==> flow/design.v <==
module Booth4(
    input   wire    [63:0]  A,
    input   wire    [2:0]   B_pp,
    output  reg     [64:0]  PP,
    output  wire    E,
    output  wire    S
);
    assign E = ((B_pp == 3'b000) || (A[63] == B_pp[2])) && (B_pp != 3'b111);
    assign S = B_pp[2];
    always @ (*) begin
        case (B_pp)
            3'b000: PP = 65'b0;
            3'b001: PP = {A[63], A};
            3'b010: PP = {A[63], A};
            3'b011: PP = {A, 1'b0};
            3'b100: PP = ~{A, 1'b0};
            3'b101: PP = ~{A[63], A};
            3'b110: PP = ~{A[63], A};
            3'b111: PP = ~65'b0;
        endcase
    end
endmodule
module booth_mul64(
    input   wire    clk,
    input   wire    nrst,
    input   wire    [63:0]  A,
    input   wire    [63:0]  B,
    output  reg     [127:0] P,
    input   wire    start,
    output  wire    ready
);
    localparam S_IDLE = 2'b00;
    localparam S_LOAD = 2'b01;
    localparam S_BUSY = 2'b10;
    localparam S_FINISH = 2'b11;
    reg [1:0] STATE;
    reg [1:0] next_state;
    reg [5:0] count;
    assign ready = (STATE == S_IDLE);
    reg [63:0] A_buf;
    reg [64:0] B_buf;
    reg [67:0] P_cur;
    reg [63:0] P_sft;
    reg [63:0] Ss;
    wire [64:0] PP;
    wire E, S;
    Booth4 enc(A_buf, B_buf[2:0], PP, E, S);
    always @ (*) begin
        next_state = STATE;
        if (STATE == S_IDLE && start == 1'b1)
            next_state = S_LOAD;
        if (STATE == S_LOAD)
            next_state = S_BUSY;
        if (STATE == S_BUSY && count == 6'd31)
            next_state = S_FINISH;
        if (STATE == S_FINISH)
            next_state = S_IDLE;
    end
    always @ (posedge clk or negedge nrst) begin
        if (~nrst) begin
            STATE <= S_IDLE;
        end
        else begin
            STATE <= next_state;
        end
    end
    always @ (posedge clk or negedge nrst) begin
        if (~nrst) begin
            count <= 6'd0;
        end
        else begin
            if (STATE == S_BUSY)
                count <= count + 1;
            else
                count <= 6'd0;
        end
    end
    always @ (posedge clk or negedge nrst) begin
        if (~nrst) begin
            A_buf <= 64'd0;
            B_buf <= 64'd0;
        end
        else begin
            if (next_state == S_LOAD) begin
                A_buf <= A;
                B_buf <= {B, 1'b0};
            end
            else if (STATE == S_BUSY) begin
                B_buf <= B_buf >> 2;
            end
        end
    end
    always @ (posedge clk or negedge nrst) begin
        if (~nrst) begin
            P_cur <= 68'd0;
            P_sft <= 64'd0;
        end
        else begin
            if (STATE == S_BUSY) begin
                if (count == 6'd0)
                    {P_cur, P_sft} <= {(P_cur + {E, ~E, ~E, PP}), P_sft} >> 2;
                else
                    {P_cur, P_sft} <= {(P_cur + {1'b1, E, PP}), P_sft} >> 2;
            end
            else begin
                P_cur <= 68'd0;
                P_sft <= 64'd0;
            end
        end
    end
    always @ (posedge clk or negedge nrst) begin
        if (~nrst) begin
            Ss <= 64'b0;
        end
        else begin
            if (STATE == S_BUSY) begin
                Ss <= {1'b0, S, Ss[63:2]};
            end
            else begin
                Ss <= 64'd0;
            end
        end
    end
    always @ (posedge clk or negedge nrst) begin
        if (~nrst) begin
            P <= 128'd0;
        end
        else begin
            if (STATE == S_FINISH) begin
                P <= {P_cur[63:0], P_sft} + Ss;
            end
            else if (next_state == S_LOAD) begin
                P <= 128'd0;
            end
        end
    end
endmodule
Step by step through the tools: booth_mul64
The steps from the RTL of booth_mul64 to its reports follow in flow order.
Lines are those of the file above, counted from 1.
Operators carry their Yosys type and port widths (W data, S select, Z words).
The mark -- stands for no value.

set-up
  design top = booth_mul64
  clock = clk
  cell library = sky130hd
  library corner = tt_025C_1v80

Word-level counts
Counts by Yosys on the flattened word-level netlist (proc, flatten, opt, wreduce; memories kept). Register bits leave out memories and registers merged into their read ports (data or address). Print and check cells are left out. Cells with the same type and inputs are merged into one.

cells by class
  equality and inequality tests = 14
  mux-type cells = 15
  reduce/logical cells = 11
  bitwise gates (word level) = 3
  add/subtract/negate cells = 4

operators by type and width
  kind                   number
  $pmux W65 S6           1
  $mux W128              2
  $mux W66               2
  $not A65 Y65           2
  $mux W65               2
  $add A128 B63 Y128     1
  $mux W64               2
  $add A66 B67 Y68       1
  $add A66 B68 Y68       1
  $mux W63               1
  $eq A3 B3 Y1 const B   4
  $mux W2                4
  $eq A3 B2 Y1 const B   2
  $add A6 B1 Y6 const B  1
  $eq A6 B5 Y1 const B   1
  $logic_not A6 Y1       1
  $mux W6                1
  $eq A2 B1 Y1 const B   2
  $eq A2 B2 Y1 const B   2
  $reduce_bool A2 Y1     2
  $reduce_or A2 Y1       2
  $logic_and A1 B1 Y1    3
  $eq A3 B1 Y1 const B   1
  $ne A3 B3 Y1 const B   1
  $logic_not A3 Y1       1
  $logic_not A2 Y1       1
  $eq A1 B1 Y1           1
  $logic_or A1 B1 Y1     1
  $not A1 Y1             1

storage and ports
  flip-flop bits (word level) = 458
  elaborated cells = 55
  bits of input ports = 131

Longest topological paths
Yosys ltp: most cells in a row. Word level: on the elaborated netlist, between registers, memories and ports. Mapped: between sequential cells and ports; inverters and the memories' decode and read muxes count.

logic depth
  depth in word-level cells = 9
  ABC_AREA = 0
  mapped depth = 20

Mapped cells and area
Yosys stat after the flow's synthesis: flattened, memories mapped to cells. It holds for the ABC_AREA given above (unset counts as 0); a run with the other value may have another netlist.
Totals and module areas in this step are rounded.

synthesis totals
  standard cells after synthesis = 2898
  cell area after synthesis = 25050 um^2
  flip-flop cells = 429

cell types
  cell                       number
  sky130_fd_sc_hd__dfrtp_1   428
  sky130_fd_sc_hd__nand2_1   534
  sky130_fd_sc_hd__ha_1      103
  sky130_fd_sc_hd__o21ai_0   229
  sky130_fd_sc_hd__nor2_1    266
  sky130_fd_sc_hd__xnor2_1   107
  sky130_fd_sc_hd__a21oi_1   165
  sky130_fd_sc_hd__and2_1    116
  sky130_fd_sc_hd__xor2_1    82
  sky130_fd_sc_hd__mux2i_1   66
  sky130_fd_sc_hd__clkbuf_1  159
  sky130_fd_sc_hd__a221oi_1  67
  sky130_fd_sc_hd__o22ai_1   70
  sky130_fd_sc_hd__a21o_1    56
  sky130_fd_sc_hd__nand3_1   57
  sky130_fd_sc_hd__a31oi_1   36
  sky130_fd_sc_hd__nand4_1   33
  sky130_fd_sc_hd__and3_1    30

Other cell types: 56; their cells: 294.
By module: a second synthesis without flattening, with its own total; a netlist apart from the flattened one above.

unflattened totals
  cells (unflattened synthesis) = 2871
  area (unflattened synthesis) = 25460 um^2

Each row is one instance without its submodules.

by module
  module       cells  area (um^2)  times used
  booth_mul64  2552   23190        1
  Booth4       319    2268         1

Worst setup path after synthesis
OpenSTA on the mapped netlist: ideal clock, no wires. The path of least setup slack (recovery checks aside). Input and output delay are each 20% of the period. Register names are those of the netlist, which keeps one name where synthesis merged equal registers.

timing post-synthesis
  path kind = flip-flop to flip-flop
  start = register B_buf[1]
  end = register P_cur[63]
  stages on the path = 19
  slack = 1745 ps
  delay of the path = 4256 ps
  path buffers = 2
  clock period = 6000 ps
  setup time = 128 ps
  arrival time = 4128 ps
  synthesis period reached = 4255 ps

"delay of the path" is the arrival time less input delay plus setup time.
"stages on the path": output pins that drive a net of the path, with the launching flip-flop's if there is one; two outputs of one cell count as two.
"synthesis period reached" = period - worst setup slack (recovery checks aside). The figure is calculated, with input and output delays left at 20% of the set period.
The rows between start and end are the longest chain of elaborated cells between them; the timing report does not say that the signal goes this way. Where chains are equally long, one stands for them.
A line is the first line of the expression or statement that the cell stems from. Yosys adds cells for indexed reads and writes and turns some case tables into memories.
A register here has more assigning lines than the two given.

on the way, post-synthesis
  cell sequence = sky130_fd_sc_hd__dfrtp_1 sky130_fd_sc_hd__clkbuf_1 sky130_fd_sc_hd__clkbuf_1 sky130_fd_sc_hd__o22ai_1 sky130_fd_sc_hd__nor2_1 sky130_fd_sc_hd__nor2_1 sky130_fd_sc_hd__a221oi_1 sky130_fd_sc_hd__ha_1 sky130_fd_sc_hd__a21oi_1 sky130_fd_sc_hd__a2111oi_4 sky130_fd_sc_hd__o21ai_2 sky130_fd_sc_hd__o21ai_2 sky130_fd_sc_hd__a21oi_2 sky130_fd_sc_hd__o41a_1 sky130_fd_sc_hd__o21a_1 sky130_fd_sc_hd__o211ai_2 sky130_fd_sc_hd__a31oi_1 sky130_fd_sc_hd__o221ai_2 sky130_fd_sc_hd__mux2_1
  length of the longest elaborated chain = 7
  elaborated cells between the ends (all ways) = 19

RTL lines, path post-synthesis
  what                 RTL line  source
  start, declared      41        reg [64:0] B_buf;
  start, assigned      86        B_buf <= {B, 1'b0};
  start, assigned      89        B_buf <= B_buf >> 2;
  $logic_not A3 Y1     8         assign E = ((B_pp == 3'b000) || (A[63] == B_pp[2])) && (B_pp != 3'b111);
  $logic_or A1 B1 Y1   8
  $logic_and A1 B1 Y1  8
  $not A1 Y1           101       {P_cur, P_sft} <= {(P_cur + {E, ~E, ~E, PP}), P_sft} >> 2;
  $add A66 B68 Y68     101
  $mux W66             100       if (count == 6'd0)
  $mux W66             99        if (STATE == S_BUSY) begin
  end, assigned        95        P_cur <= 68'd0;
  end, assigned        106       P_cur <= 68'd0;

Worst path after layout
Path of least setup slack in the final report of record 1 (OpenROAD, finished layout, wires in). Where an end is a register, its clock arrival counts in the times.
The report prints the path's times to 10 ps; the period is as set.

timing after layout
  path kind = flip-flop to flip-flop
  start = register B_buf[0]
  end = register P_cur[58]
  path buffers = 2
  clock period = 8860 ps
  stages on the path = 16
  arrival time = 6210 ps
  slack = 3130 ps
  setup time = 150 ps

The rows between start and end are the longest chain of elaborated cells between them; the timing report does not say that the signal goes this way. Where chains are equally long, one stands for them.
A register here has more assigning lines than the two given.

on the way, after layout
  cell sequence = sky130_fd_sc_hd__dfrtp_2 sky130_fd_sc_hd__buf_4 sky130_fd_sc_hd__nor2_4 sky130_fd_sc_hd__buf_4 sky130_fd_sc_hd__a221oi_1 sky130_fd_sc_hd__ha_1 sky130_fd_sc_hd__nand4_1 sky130_fd_sc_hd__nor4_1 sky130_fd_sc_hd__or4b_4 sky130_fd_sc_hd__a211oi_2 sky130_fd_sc_hd__o31ai_2 sky130_fd_sc_hd__a31oi_4 sky130_fd_sc_hd__nor3_1 sky130_fd_sc_hd__o41ai_2 sky130_fd_sc_hd__xnor2_1 sky130_fd_sc_hd__nor2_1
  length of the longest elaborated chain = 6
  elaborated cells between the ends (all ways) = 15

RTL lines, path after layout
  what              RTL line  source
  start, declared   41        reg [64:0] B_buf;
  start, assigned   86        B_buf <= {B, 1'b0};
  start, assigned   89        B_buf <= B_buf >> 2;
  $eq A3 B3 Y1      11        case (B_pp)
  $reduce_or A2 Y1  --
  $pmux W65 S6      11
  $add A66 B67 Y68  103       {P_cur, P_sft} <= {(P_cur + {1'b1, E, PP}), P_sft} >> 2;
  $mux W66          100       if (count == 6'd0)
  $mux W66          99        if (STATE == S_BUSY) begin
  end, assigned     95        P_cur <= 68'd0;
  end, assigned     106       P_cur <= 68'd0;

Ticket comment

Top module booth_mul64; platform sky130hd; tools Yosys and OpenROAD; 4 stored runs in no particular order. Input and output delays are each 20% of the period that was set; the output load is 0.01 pF.
"period achieved" is the run's clock period less its worst setup slack. It is reckoned from that one timing run; input and output delays stay at 20% of the period that was set.
"allowed time less slack (worst setup path)" = time allowed to the worst setup path (clock period - input delay - output delay, where it has them) - its slack; a late launch clock adds to it, a late capture clock takes from it.
"allowed time less slack (worst setup path)" is known to 10 ps.
The measured numbers are rounded.
A setting shown as - is not set for that run.

item                                             record 1                record 2                record 3                record 4
ABC_AREA                                         0                       -                       1                       1
CORE_UTILIZATION                                 20                      52                      35                      40
CTS_CLUSTER_DIAMETER                             261                     241                     -                       -
MIN_ROUTING_LAYER                                met1                    met2                    met2                    -
PLACE_DENSITY                                    0.66                    -                       -                       -
SETUP_SLACK_MARGIN                               1.67                    -                       -                       -
SLEW_MARGIN                                      15                      20                      25                      20
TNS_END_PERCENT                                  90                      -                       -                       -
period_ns                                        8.86                    7.49                    6.81                    6.0
CAP_MARGIN                                       20                      20                      15                      20
CORE_MARGIN                                      2                       2                       8                       2
CELL_PAD_IN_SITES_GLOBAL_PLACEMENT               -                       1                       -                       -
GPL_ROUTABILITY_DRIVEN                           -                       1                       -                       -
GPL_TIMING_DRIVEN                                -                       0                       1                       0
MAX_ROUTING_LAYER                                -                       met5                    -                       -
PLACE_DENSITY_LB_ADDON                           -                       0.28                    0.26                    -
CELL_PAD_IN_SITES_DETAIL_PLACEMENT               -                       -                       1                       -
CORE_ASPECT_RATIO                                -                       -                       1.85                    -
area of the synthesized netlist (um^2)           25050                   25050                   30860                   30860
die area (um^2)                                  128100                  49950                   98380                   79380
standard-cell area after layout (um^2)           30940                   30130                   36180                   36570
worst setup slack after layout (ps)              3129                    518                     838                     1138
setup TNS (ps)                                   0                       0                       0                       0
worst hold slack in the final report (ps)        476                     477                     474                     463
period achieved (ps)                             5731                    6972                    5972                    4862
allowed time less slack (worst setup path) (ps)  5730                    6970                    5970                    4860
kind of the worst setup path                     flip-flop to flip-flop  flip-flop to flip-flop  flip-flop to flip-flop  flip-flop to flip-flop
